==> flow/design.v <==
module key(
    input clk, rst,
    input [3:0] key_in,
    output reg [2:0] key_val
);
    localparam CNT_MAX = 4'd9;  
    reg [3:0] cnt;
    always @(posedge clk or negedge rst) begin
        if (!rst) begin
            cnt <= 4'd0;
        end else begin
            if (key_in[0] && key_in[1] && key_in[2] && key_in[3]) begin
                cnt <= 4'd0;
            end else begin
                cnt <= (cnt == CNT_MAX) ? cnt : (cnt + 1'b1);
            end
        end
    end
    always @(posedge clk or negedge rst) begin
        if (!rst) begin
            key_val <= 3'd0;
        end else if (cnt == CNT_MAX - 1'b1) begin
            if (~key_in[0]) begin
                key_val <= 3'd1;
            end else if (~key_in[1]) begin
                key_val <= 3'd2;
            end else if (~key_in[2]) begin
                key_val <= 3'd3;
            end else if (~key_in[3]) begin
                key_val <= 3'd4;
            end
        end else begin
            key_val <= 3'd0;
        end
    end
endmodule
module seg(
    input clk, rst,
    input [20:0] data,
    output reg [6:0] seg,
    output reg [7:0] sel
);
    localparam  CNT_MAX = 2'd3;  
    localparam  DIGIT0 = 7'b100_0000,
                DIGIT1 = 7'b111_1001,
                DIGIT2 = 7'b010_0100,
                DIGIT3 = 7'b011_0000,
                DIGIT4 = 7'b001_1001,
                DIGIT5 = 7'b001_0010,
                DIGIT6 = 7'b000_0010,
                DIGIT7 = 7'b111_1000,
                DIGIT8 = 7'b000_0000,
                DIGIT9 = 7'b001_0000,
                DASH   = 7'b011_1111;
    reg [1:0] cnt;
    reg [2:0] idx;
    always @(posedge clk or negedge rst) begin
        if (!rst) begin
            cnt <= 2'd0;
            idx <= 3'd0;
            sel <= 8'b1111_1111;
        end else begin
            sel <= ~(1'b1 << idx);
            if (cnt == CNT_MAX) begin  
                cnt <= 2'd0;
                idx <= (idx == 3'd7) ? 3'd0 : (idx + 1'b1);  
            end else begin
                cnt <= cnt + 1'b1;
            end
        end
    end
    reg [6:0] digit;
    always @(*) begin
        case (idx)
            3'd0: digit = data[6:0] % 4'd10;
            3'd1: digit = data[6:0] / 4'd10;
            3'd2: digit = 4'd10;
            3'd3: digit = data[13:7] % 4'd10;
            3'd4: digit = data[13:7] / 4'd10;
            3'd5: digit = 4'd10;
            3'd6: digit = data[20:14] % 4'd10;
            3'd7: digit = data[20:14] / 4'd10;
            default: ;
        endcase
        case (digit)
            4'd0: seg = DIGIT0;
            4'd1: seg = DIGIT1;
            4'd2: seg = DIGIT2;
            4'd3: seg = DIGIT3;
            4'd4: seg = DIGIT4;
            4'd5: seg = DIGIT5;
            4'd6: seg = DIGIT6;
            4'd7: seg = DIGIT7;
            4'd8: seg = DIGIT8;
            4'd9: seg = DIGIT9;
            4'd10: seg = DASH;
            default: seg = 7'dx;
        endcase
    end
endmodule
module clock (
    input clk, rst,
    input [2:0] key_val,
    output reg [20:0] data,
    output reg [2:0] led
);
    localparam  S1 = 3'd1,
                S2 = 3'd2,
                S3 = 3'd3,
                S4 = 3'd4;
    localparam  RUNNING = 1'b0,
                SETTING = 1'b1;
    reg current_state, next_state;
    always @(posedge clk or negedge rst) begin
        if (!rst) begin
            current_state <= RUNNING;
        end else begin
            current_state <= next_state;
        end
    end
    always @(*) begin
        next_state = current_state;
        case (current_state)
            RUNNING: begin
                if (key_val == S2) begin
                    next_state = SETTING;
                end else begin
                    next_state = RUNNING;
                end
            end
            SETTING: begin
                if (key_val == S4) begin
                    next_state = RUNNING;
                end else begin
                    next_state = SETTING;
                end
            end
            default: begin ; end
        endcase
    end
    reg [9:0] cnt;
    localparam CNT_MAX = 10'd999;  
    reg [1:0] choice;
    localparam  SEC     = 2'b00,
                MIN     = 2'b01,
                HOUR    = 2'b11;
    always @(posedge clk or negedge rst) begin
        if (!rst) begin
            data <= 21'd0;
            cnt <= 10'd0;
        end else begin
            case (current_state)
                RUNNING: begin
                    if (cnt == CNT_MAX) begin
                        cnt <= 10'd0;
                        if (data[5:0] == 6'd59) begin
                            data[5:0] <= 6'd0;
                            if (data[12:7] == 6'd59) begin
                                data[12:7] <= 6'd0;
                                if (data[18:14] == 5'd23) begin
                                    data <= 21'd0;
                                end else begin
                                    data[18:14] <= data[18:14] + 1'b1;
                                end
                            end else begin
                                data[12:7] <= data[12:7] + 1'b1;
                            end
                        end else begin
                            data[5:0] <= data[5:0] + 1'b1;
                        end
                    end else begin
                        cnt <= cnt + 1'b1;
                    end
                end
                SETTING: begin
                    cnt <= 10'd0;
                    if (key_val == S3) begin
                        case (choice)
                            SEC: begin
                                data[5:0] <= (data[5:0] == 6'd59) ? 6'd0 : (data[5:0] + 1'b1);
                            end
                            MIN: begin
                                data[12:7] <= (data[12:7] == 6'd59) ? 6'd0 : (data[12:7] + 1'b1);
                            end
                            HOUR: begin
                                data[18:14] <= (data[18:14] == 5'd23) ? 5'd0 : (data[18:14] + 1'b1);
                            end
                            default: begin ; end
                        endcase
                    end
                end
                default: begin ; end
            endcase
        end
    end
    always @(posedge clk or negedge rst) begin
        if (!rst) begin
            choice <= SEC;
        end else begin
            case (current_state)
                RUNNING: begin
                    choice <= SEC;
                end
                SETTING: begin
                    if (key_val == S2) begin
                        case (choice)
                            SEC: begin choice <= MIN; end
                            MIN: begin choice <= HOUR; end
                            HOUR: begin choice <= SEC; end
                            default: begin ; end
                        endcase
                    end
                end
                default: begin ; end
            endcase
        end
    end
    always @(*) begin
        led = 3'b111;
        case (current_state)
            RUNNING: begin
                led = 3'b111;
            end
            SETTING: begin
                case (choice)
                    SEC: begin led = 3'b110; end
                    MIN: begin led = 3'b101; end
                    HOUR: begin led = 3'b011; end
                    default: begin ; end
                endcase
            end
            default: begin ; end
        endcase
    end
endmodule
module stopwatch (
    input clk, rst,
    input [2:0] key_val,
    output reg [20:0] data
);
    localparam  S1 = 3'd1,
                S2 = 3'd2,
                S3 = 3'd3,
                S4 = 3'd4;
    localparam  IDLE    = 2'b00,
                RUNNING = 2'b01,
                PAUSED  = 2'b11;
    reg [1:0] current_state, next_state;
    always @(posedge clk or negedge rst) begin
        if (!rst) begin
            current_state <= IDLE;
        end else begin
            current_state <= next_state;
        end
    end
    always @(*) begin
        next_state = current_state;
        case (current_state)
            IDLE: begin
                if (key_val == S2) begin
                    next_state = RUNNING;
                end else begin
                    next_state = IDLE;
                end
            end
            RUNNING: begin
                if (key_val == S2 ||
                    (data[6:0] == 7'd99 && data[12:7] == 6'd59 && data[20:14] == 7'd99)) begin
                    next_state = PAUSED;
                end else begin
                    next_state = RUNNING;
                end
            end
            PAUSED: begin
                if (key_val == S2) begin
                    next_state = RUNNING;
                end else if (key_val == S3) begin
                    next_state = IDLE;
                end else begin
                    next_state = PAUSED;
                end
            end
            default: begin ; end
        endcase
    end
    reg [3:0] cnt;
    localparam CNT_MAX = 4'd9;  
    always @(posedge clk or negedge rst) begin
        if (!rst) begin
            data <= 21'd0;
            cnt <= 4'd0;
        end else begin
            case (current_state)
                IDLE: begin
                    data <= 21'd0;
                    cnt <= 4'd0;
                end
                RUNNING: begin
                    if (data[6:0] == 7'd99 && data[12:7] == 6'd59 && data[20:14] == 7'd99) begin
                    end else if (cnt == CNT_MAX) begin
                        cnt <= 4'd0;
                        if (data[6:0] == 7'd99) begin
                            data[6:0] <= 7'd0;
                            if (data[12:7] == 6'd59) begin
                                data[12:7] <= 6'd0;
                                data[20:14] <= data[20:14] + 1'b1;
                            end else begin
                                data[12:7] <= data[12:7] + 1'b1;
                            end
                        end else begin
                            data[6:0] <= data[6:0] + 1'b1;
                        end
                    end else begin
                        cnt <= cnt + 1'b1;
                    end
                end
                PAUSED: begin
                end
                default: begin ; end
            endcase
        end
    end
endmodule
module blink(
    input clk, rst, en,
    output reg led
);
    localparam CNT_MAX = 10'd999;  
    reg [9:0] cnt;
    always @(posedge clk or negedge rst) begin
        if (!rst) begin
            cnt <= 10'd0;
            led <= 1'b0;
        end else if (en) begin
            if (cnt == (CNT_MAX >> 1'b1)) begin
                cnt <= 10'd0;
                led <= ~led;
            end else begin
                cnt <= cnt + 1'b1;
            end
        end else begin
            cnt <= 10'd0;
            led <= 1'b0;
        end
    end
endmodule
module buzz(
    input clk, rst, en,
    output buz
);
    localparam CNT_MAX = 3'd7;  
    reg [2:0] cnt;
    always @(posedge clk or negedge rst) begin
        if (!rst) begin
            cnt <= 3'd0;
        end else if (en) begin
            cnt <= (cnt == CNT_MAX) ? 3'd0 : (cnt + 1'b1);
        end else begin
            cnt <= 3'd0;
        end
    end
    assign buz = (cnt <= (CNT_MAX >> 1'b1)) ? 1'b0 : 1'b1;  
endmodule
module timer (
    input clk, rst,
    input [2:0] key_val,
    output reg [20:0] data,
    output reg [2:0] led,
    output buz
);
    localparam  S1 = 3'd1,
                S2 = 3'd2,
                S3 = 3'd3,
                S4 = 3'd4;
    reg en_blink;
    wire led_blink;
    blink u_blink(
        .clk(clk),
        .rst(rst),
        .en(en_blink),
        .led(led_blink)
    );
    reg en_buz;
    reg [9:0] cnt_buz;
    reg [2:0] cnt_repeat;
    localparam REPEATS_MAX = 3'd5;
    buzz u_buzz(
        .clk(clk),
        .rst(rst),
        .en(en_buz),
        .buz(buz)
    );
    localparam  SETTING = 2'b00,
                RUNNING = 2'b01,
                PAUSED = 2'b11,
                TIMEUP = 2'b10;
    reg [1:0] current_state, next_state;
    always @(posedge clk or negedge rst) begin
        if (!rst) begin
            current_state <= SETTING;
        end else begin
            current_state <= next_state;
        end
    end
    always @(*) begin
        next_state = current_state;
        case (current_state)
            SETTING: begin
                if (key_val == S4) begin
                    next_state = RUNNING;
                end else begin
                    next_state = SETTING;
                end
            end
            RUNNING: begin
                if (data == 21'd0) begin
                    next_state = TIMEUP;
                end else begin
                    if (key_val == S4) begin
                        next_state = PAUSED;
                    end else if (key_val == S3) begin
                        next_state = SETTING;
                    end else begin
                        next_state = RUNNING;
                    end
                end
            end
            PAUSED: begin
                if (key_val == S4) begin
                    next_state = RUNNING;
                end else if (key_val == S3) begin
                    next_state = SETTING;
                end else begin
                    next_state = PAUSED;
                end
            end
            TIMEUP: begin
                if (key_val == S4) begin
                    next_state = SETTING;
                end else begin
                    next_state = TIMEUP;
                end
            end
            default: begin ; end
        endcase
    end
    reg [20:0] data_tmp;
    reg [9:0] cnt;
    localparam CNT_MAX = 10'd999;  
    reg [1:0] choice;
    localparam  SEC     = 2'b00,
                MIN     = 2'b01,
                HOUR    = 2'b11;
    always @(posedge clk or negedge rst) begin
        if (!rst) begin
            data <= 21'd0;
            cnt <= 10'd0;
            data_tmp <= 21'd0;
        end else begin
            case (current_state)
                SETTING: begin
                    cnt <= 10'd0;
                    data <= data_tmp;
                    if (key_val == S3) begin
                        case (choice)
                            SEC: begin
                                data[5:0] <= (data[5:0] == 6'd59) ? 6'd0 : (data[5:0] + 1'b1);
                                data_tmp[5:0] <= (data[5:0] == 6'd59) ? 6'd0 : (data[5:0] + 1'b1);
                            end
                            MIN: begin
                                data[12:7] <= (data[12:7] == 6'd59) ? 6'd0 : (data[12:7] + 1'b1);
                                data_tmp[12:7] <= (data[12:7] == 6'd59) ? 6'd0 : (data[12:7] + 1'b1);
                            end
                            HOUR: begin
                                data[18:14] <= (data[18:14] == 5'd23) ? 5'd0 : (data[18:14] + 1'b1);
                                data_tmp[18:14] <= (data[18:14] == 5'd23) ? 5'd0 : (data[18:14] + 1'b1);
                            end
                            default: begin ; end
                        endcase
                    end
                end
                RUNNING: begin
                    if (cnt == CNT_MAX) begin
                        cnt <= 10'd0;
                        if (data[5:0] == 6'd0) begin
                            data[5:0] <= 6'd59;
                            if (data[12:7] == 6'd0) begin
                                data[12:7] <= 6'd59;
                                data[18:14] <= data[18:14] - 1'b1;
                            end else begin
                                data[12:7] <= data[12:7] - 1'b1;
                            end
                        end else begin
                            data[5:0] <= data[5:0] - 1'b1;
                        end
                    end else begin
                        cnt <= cnt + 1'b1;
                    end
                end
                PAUSED: begin
                end
                TIMEUP: begin
                end
                default: begin ; end
            endcase
        end
    end
    always @(posedge clk or negedge rst) begin
        if (!rst) begin
            choice <= SEC;
        end else begin
            case (current_state)
                SETTING: begin
                    if (key_val == S2) begin
                        case (choice)
                            SEC: begin choice <= MIN; end
                            MIN: begin choice <= HOUR; end
                            HOUR: begin choice <= SEC; end
                            default: begin ; end
                        endcase
                    end
                end
                RUNNING: begin
                    choice <= SEC;
                end
                PAUSED: begin
                end
                TIMEUP: begin
                end
                default: begin ; end
            endcase
        end
    end
    always @(*) begin
        led = 3'b111;
        en_blink = 1'b0;
        case (current_state)
            SETTING: begin
                case (choice)
                    SEC: begin led = 3'b110; end
                    MIN: begin led = 3'b101; end
                    HOUR: begin led = 3'b011; end
                    default: begin ; end
                endcase
            end
            RUNNING: begin
                led = 3'b111;
            end
            PAUSED: begin
            end
            TIMEUP: begin
                en_blink = 1'b1;
                led = {2'b11, led_blink};
            end
            default: begin ; end
        endcase
    end
    always @(posedge clk or negedge rst) begin
        if (!rst) begin
            en_buz <= 1'b0;
            cnt_buz <= 10'd0;
            cnt_repeat <= 3'd0;
        end else begin
            case (current_state)
                SETTING: begin
                    en_buz <= 1'b0;
                    cnt_buz <= 10'd0;
                    cnt_repeat <= 3'd0;
                end
                RUNNING: begin
                end
                PAUSED: begin
                end
                TIMEUP: begin
                    if (cnt_repeat < REPEATS_MAX) begin
                        if (cnt_buz <= (CNT_MAX >> 1'b1)) begin
                            en_buz <= 1'b1;
                            cnt_buz <= cnt_buz + 1'b1;
                        end else if (cnt_buz < CNT_MAX) begin
                            en_buz <= 1'b0;
                            cnt_buz <= cnt_buz + 1'b1;
                        end else begin
                            cnt_buz <= 10'd0;
                            cnt_repeat <= cnt_repeat + 1'b1;
                        end
                    end else begin
                        en_buz <= 1'b0;
                    end
                end
                default: begin ; end
            endcase
        end
    end
endmodule
module top(
    input clk, rst,
    input [3:0] key_in,
    output [6:0] seg,
    output [7:0] sel,
    output reg [2:0] led, sel_led,
    output buz
);
    wire [2:0] key_val;
    localparam  S1 = 3'd1,
                S2 = 3'd2,
                S3 = 3'd3,
                S4 = 3'd4;
    key u_key(
        .clk(clk),
        .rst(rst),
        .key_in(key_in),
        .key_val(key_val)
    );
    reg [20:0] data_to_show;
    seg u_seg(
        .clk(clk),
        .rst(rst),
        .seg(seg),
        .sel(sel),
        .data(data_to_show)
    );
    wire [20:0] data_clock, data_stopwatch, data_timer;
    wire [2:0] led_clock, led_timer;
    wire [2:0] key_val_clock, key_val_stopwatch, key_val_timer;
    reg [1:0] current_state, next_state;
    localparam  CLOCK       = 2'b00,
                STOPWATCH   = 2'b01,
                TIMER       = 2'b11;
    assign key_val_clock = (current_state == CLOCK) ? key_val : 3'd0;
    assign key_val_stopwatch = (current_state == STOPWATCH) ? key_val : 3'd0;
    assign key_val_timer = (current_state == TIMER) ? key_val : 3'd0;
    clock u_clock (
        .clk(clk),
        .rst(rst),
        .key_val(key_val_clock),
        .data(data_clock),
        .led(led_clock)
    );
    stopwatch u_stopwatch (
        .clk(clk),
        .rst(rst),
        .key_val(key_val_stopwatch),
        .data(data_stopwatch)
    );
    timer u_timer (
        .clk(clk),
        .rst(rst),
        .key_val(key_val_timer),
        .data(data_timer),
        .led(led_timer),
        .buz(buz)
    );
    always @(posedge clk or negedge rst) begin
        if (!rst) begin
            current_state <= CLOCK;
        end else begin
            current_state <= next_state;
        end
    end
    always @(*) begin
        next_state = current_state;
        case (current_state)
            CLOCK: begin
                if (key_val == S1) begin
                    next_state = STOPWATCH;
                end else begin
                    next_state = CLOCK;
                end
            end
            STOPWATCH: begin
                if (key_val == S1) begin
                    next_state = TIMER;
                end else begin
                    next_state = STOPWATCH;
                end
            end
            TIMER: begin
                if (key_val == S1) begin
                    next_state = CLOCK;
                end else begin
                    next_state = TIMER;
                end
            end
            default: begin ; end
        endcase
    end
    always @(*) begin
        led = 3'b111;
        data_to_show = 20'd0;
        sel_led = 3'b111;
        case (current_state)
            CLOCK: begin
                led = 3'b110;
                data_to_show = data_clock;
                sel_led = led_clock;
            end
            STOPWATCH: begin
                led = 3'b101;
                data_to_show = data_stopwatch;
                sel_led = 3'b111;
            end
            TIMER: begin
                led = 3'b011;
                data_to_show = data_timer;
                sel_led = led_timer;
            end
            default: begin ; end
        endcase
    end
endmodule
# ---- Reports on top
# The steps from the RTL of top to its reports follow in flow order.
# Lines are those of the file above, counted from 1.
# Cell names lack the library's common part.
# The mark n/a stands for no value.
dict set report setup {
  top_module {top}
  clock {clk}
  cell_library {sky130hd}
  corner {tt_025C_1v80}
}

# ---- After elaboration
# Yosys after proc, flatten, opt, wreduce and memory -nomap, before mapping. Memory bits, and registers merged into a memory's read port (data or address), are not among the register bits. Print and check cells are not counted. Equal cells are merged and count once.
# Yosys's memory passes give these memory sizes; they may raise the number of words (mostly to a power of two), join words into wider ones and drop unused or constant bits.
dict set report word_totals {
  reg_bits 154
  romBits 112
  mem_count 1
}
# memory size width read_ports wr line
set mem_list {}
lappend mem_list {{(name not given)} 16 7 1 0 85} ;# case (digit)
dict set report classes {
  n_addsub 22
  n_div 6
  cmp 4
  n_eq 69
  n_shift 1
  mux 126
  n_logic 3
  reduce_and_logical 39
}
# op count
set ops {}
lappend ops {{2-to-1 mux 6 bit} 24}
lappend ops {{divider 7 x 4 -> 7 bit (second input constant)} 3}
lappend ops {{modulo 7 x 4 -> 7 bit (second input constant)} 3}
lappend ops {{2-to-1 mux 10 bit} 7}
lappend ops {{case mux 21 bit (select 3 bit)} 1}
lappend ops {{2-to-1 mux 5 bit} 12}
lappend ops {{case mux 10 bit (select 2 bit)} 3}
lappend ops {{case mux 6 bit (select 2 bit)} 5}
lappend ops {{2-to-1 mux 7 bit} 8}
lappend ops {{case mux 7 bit (select 7 bit)} 1}
lappend ops {{2-to-1 mux 3 bit} 14}
lappend ops {{adder 10 x 1 -> 10 bit (second input constant)} 4}
lappend ops {{case mux 3 bit (select 3 bit)} 4}
lappend ops {{adder 6 x 1 -> 6 bit (second input constant)} 5}
lappend ops {{equality test 6 bit (second input constant)} 5}
lappend ops {{case mux 7 bit (select 2 bit)} 2}
lappend ops {{2-to-1 mux 2 bit} 13}
lappend ops {{inequality test 2 x 1 -> 1 bit (second input constant)} 12}
lappend ops {{equality test 3 x 2 -> 1 bit (second input constant)} 8}
lappend ops {{case mux 2 bit (select 3 bit)} 4}
lappend ops {{logical NOT 21 bit} 1}
lappend ops {{equality test 3 bit (second input constant)} 7}
lappend ops {{equality test 10 bit (second input constant)} 2}
lappend ops {{case mux 5 bit (select 2 bit)} 2}
lappend ops {{inequality test 2 bit (second input constant)} 9}
lappend ops {{case mux 3 bit (select 2 bit)} 3}
lappend ops {{AND reduction 4 bit} 4}
lappend ops {{2-to-1 mux 4 bit} 4}
# Not listed: further kinds 40, cells in them 100.

# ---- Logic depth
# Longest topological path by Yosys (ltp), each cell counted once; first at word level (registers and memories cut), then after technology mapping (sequential cells cut; the memories' decode and read muxes count).
dict set report depth {
  ltp_word 7
  ABC_AREA 0
  ltp_mapped 24
  depth_no_buf 22
}

# ---- Mapped cells and area
# Source: synth_stat.txt of the flow (Yosys; design flattened, memories mapped). It holds for the ABC_AREA given above (unset counts as 0); a run with the other value may have another netlist.
# The area totals of this step are shown rounded.
dict set report mapped {
  stdcells 1140
  yosys_area_mm2 0.0098
  seq_area_mm2 0.004
  flip_flops 160
  buffers 48
}
# cell count type_area_um2
set types {}
lappend types {dfrtp_1 147 3.68E+03}
lappend types {nand2_1 149 559.286}
lappend types {ha_1 44 550.528}
lappend types {o21ai_0 94 470.451}
lappend types {nor2_1 117 439.171}
lappend types {dfstp_2 13 341.578}
lappend types {a21oi_1 68 340.326}
lappend types {nand3_1 61 305.293}
lappend types {xnor2_1 24 210.202}
lappend types {mux2_2 16 180.173}
lappend types {xor2_1 18 157.651}
lappend types {and3_1 25 156.4}
lappend types {inv_1 40 150.144}
lappend types {o31ai_1 19 142.637}
lappend types {a222oi_1 14 140.134}
lappend types {nand2b_1 21 131.376}
lappend types {nor3_1 26 130.125}
lappend types {nor2b_1 20 125.12}
# Not listed: further types 60, cells in them 224.
# By module: a second synthesis without flattening, with its own total; a netlist apart from the flattened one above.
dict set report hier_totals {
  hier_cells 1212
  hier_area_mm2 0.011
}
# Rows give one instance, submodules left out.
# module instances cells mod_area_mm2 seq_area_mm2
set by_module {}
lappend by_module {timer 1 450 0.004 0.0016}
lappend by_module {seg 1 241 0.0021 0.00034}
lappend by_module {clock 1 173 0.0017 0.00078}
lappend by_module {stopwatch 1 166 0.0015 0.00068}
lappend by_module {top 1 80 0.00062 0.000076}
lappend by_module {blink 1 53 0.00055 0.00028}
lappend by_module {key 1 37 0.00036 0.00018}
lappend by_module {buzz 1 12 0.00015 0.000075}

# ---- Path before layout
# Source: OpenSTA report_checks on the synthesized netlist (no wires, ideal clock, input and output delay 20% of the period each), path of least setup slack; recovery checks are left aside. Register names are those of the netlist, which keeps one name where synthesis merged equal registers.
dict set report synth_path {
  path_type {reg2out}
  startpoint {register u_seg.idx[0]}
  endpoint {output seg[4]}
  period_ps 10000
  t_first_pin_ps 0
  arrival_ps 3916
  required_ps 8000
  setup_slack_ps 4084
  delay_ps 3916
  driving_pins 19
  synth_period_reached_ps 5916
}
# "delay_ps" is the arrival time less input delay plus setup time.
# A path that ends at an output port has no setup time.
# "driving_pins" counts driving pins, that of a launching flip-flop among them; a cell with two outputs on the path counts twice.
# "synth_period_reached_ps" = period - worst setup slack (recovery checks aside). The figure is calculated, with input and output delays left at 20% of the set period.
# The rows between start and end are the longest chain of elaborated cells between them; the timing report does not say that the signal goes this way. Where chains are equally long, one stands for them.
# Each line given opens the expression or statement behind the cell; cells for indexed reads and writes are added by Yosys, which also makes memories of some case tables.
# The chain passes a memory read, where the word-level depth is cut; so it can be longer than that depth.
dict set report synth_via {
  cell_sequence {dfrtp_1 ha_1 ha_1 buf_2 a221o_1 a211o_1 a311o_1 or2_4 inv_1 ha_1 and3b_1 a32o_1 nor2_1 and2_1 inv_1 ha_1 inv_1 a21oi_1 o31ai_2}
  elab_chain_cells 5
  cone_cells 13
  cone_classes {7 x eq/ne; 2 x mux; 3 x reduce/logical; 1 x memory}
}
# element line
set synth_rtl {}
lappend synth_rtl {{start, declared} 56} ;# reg [2:0] idx;
lappend synth_rtl {{start, assigned} 60} ;# idx <= 3'd0;
lappend synth_rtl {{start, assigned} 66} ;# idx <= (idx == 3'd7) ? 3'd0 : (idx + 1'b1);
lappend synth_rtl {{equality test 3 x 2 -> 1 bit} 74} ;# case (idx)
lappend synth_rtl {{OR reduction 2 bit} n/a}
lappend synth_rtl {{case mux 7 bit (select 7 bit)} 74}
lappend synth_rtl {{memory (16 x 7 bit)} 85} ;# case (digit)
lappend synth_rtl {{2-to-1 mux 7 bit} 85}
lappend synth_rtl {{end, declared} 598} ;# output [6:0] seg,

# ---- Worst path after layout
# From the final timing report of run 3: the path of least setup slack in the routed layout; clock arrival at registers is part of the times.
# The report prints the path's times to 10 ps; the period is as set.
dict set report layout_path {
  path_type {reg2out}
  startpoint {register (no name shown)}
  endpoint {output seg[4]}
  period_ps 10000
  t_first_pin_ps 440
  arrival_ps 5410
  required_ps 8000
  setup_slack_ps 2590
  driving_pins 19
}
dict set report layout_via {
  cell_sequence {dfrtp_2 a222oi_1 a221oi_2 o211ai_2 nor3_1 a311o_1 or2_4 inv_1 ha_1 and3b_1 a32o_1 nor2_1 and2_1 inv_1 ha_1 inv_1 a21oi_1 o31ai_2 clkdlybuf4s50_1}
}
# element line
set layout_rtl {}
lappend layout_rtl {{end, declared} 598} ;# output [6:0] seg,
# No chain of elaborated cells between the ends is given.

; Design top on sky130hd. What follows are 4 stored runs of the flow, each under its own settings; their order means nothing. The constraints put input and output delay at 20% of the set period each and load the outputs with 0.01 pF.
; "achievedPeriod_ps" is the run's clock period less its worst setup slack. It is reckoned from that one timing run; input and output delays stay at 20% of the period that was set.
; "worst_path_time_ps" = time allowed to the worst setup path (clock period - input delay - output delay, where it has them) - its slack; a late launch clock adds to it, a late capture clock takes from it.
; "totalPower_uw": no workload was simulated; the value follows from the tool's default switching activity.
; "worst_path_time_ps" is given in steps of 10 ps.
; The results are shown rounded.

[run 1: settings]
CAP_MARGIN = 15
CELL_PAD_IN_SITES_DETAIL_PLACEMENT = 2
CELL_PAD_IN_SITES_GLOBAL_PLACEMENT = 3
CORE_UTILIZATION = 48
GPL_ROUTABILITY_DRIVEN = 1
PLACE_DENSITY = 0.8
SETUP_SLACK_MARGIN = 2.18
SLEW_MARGIN = 35
TNS_END_PERCENT = 15
period_ns = 10.0
CORE_MARGIN = 2
[run 1: results]
outcome = no results, placement failed with GPL-0301

[run 2: settings]
CAP_MARGIN = 20
CELL_PAD_IN_SITES_DETAIL_PLACEMENT = 2
CORE_ASPECT_RATIO = 1.64
CORE_UTILIZATION = 70
MAX_ROUTING_LAYER = met5
MIN_ROUTING_LAYER = met2
TNS_END_PERCENT = 75
period_ns = 6.84
CORE_MARGIN = 2
SLEW_MARGIN = 20
[run 2: results]
outcome = no results, placement failed with DPL-0033

[run 3: settings]
CAP_MARGIN = 30
CELL_PAD_IN_SITES_DETAIL_PLACEMENT = 2
CELL_PAD_IN_SITES_GLOBAL_PLACEMENT = 3
CORE_UTILIZATION = 17
GPL_ROUTABILITY_DRIVEN = 0
HOLD_SLACK_MARGIN = 0.14
PLACE_DENSITY = 0.8
SETUP_SLACK_MARGIN = 2.18
SLEW_MARGIN = 20
TNS_END_PERCENT = 15
period_ns = 10.0
CORE_MARGIN = 2
[run 3: results]
achievedPeriod_ps = 7410
worst_path_time_ps = 5410
path_kind = reg2out
final_die_area_mm2 = 0.06
final_util_frac = 0.2
ws_setup_ps = 2600
totalPower_uw = 1400
total_negative_slack_ps = 0
final_stdcell_area_mm2 = 0.012
yosys_chip_area_mm2 = 0.0098
final_hold_ws_ps = 440

[run 4: settings]
CAP_MARGIN = 15
CELL_PAD_IN_SITES_DETAIL_PLACEMENT = 2
CELL_PAD_IN_SITES_GLOBAL_PLACEMENT = 3
CORE_UTILIZATION = 48
GPL_ROUTABILITY_DRIVEN = 0
HOLD_SLACK_MARGIN = 0.07
PLACE_DENSITY = 0.8
SETUP_SLACK_MARGIN = 2.18
SLEW_MARGIN = 20
TNS_END_PERCENT = 15
period_ns = 10.0
CORE_MARGIN = 2
[run 4: results]
outcome = no results, placement failed with GPL-0301
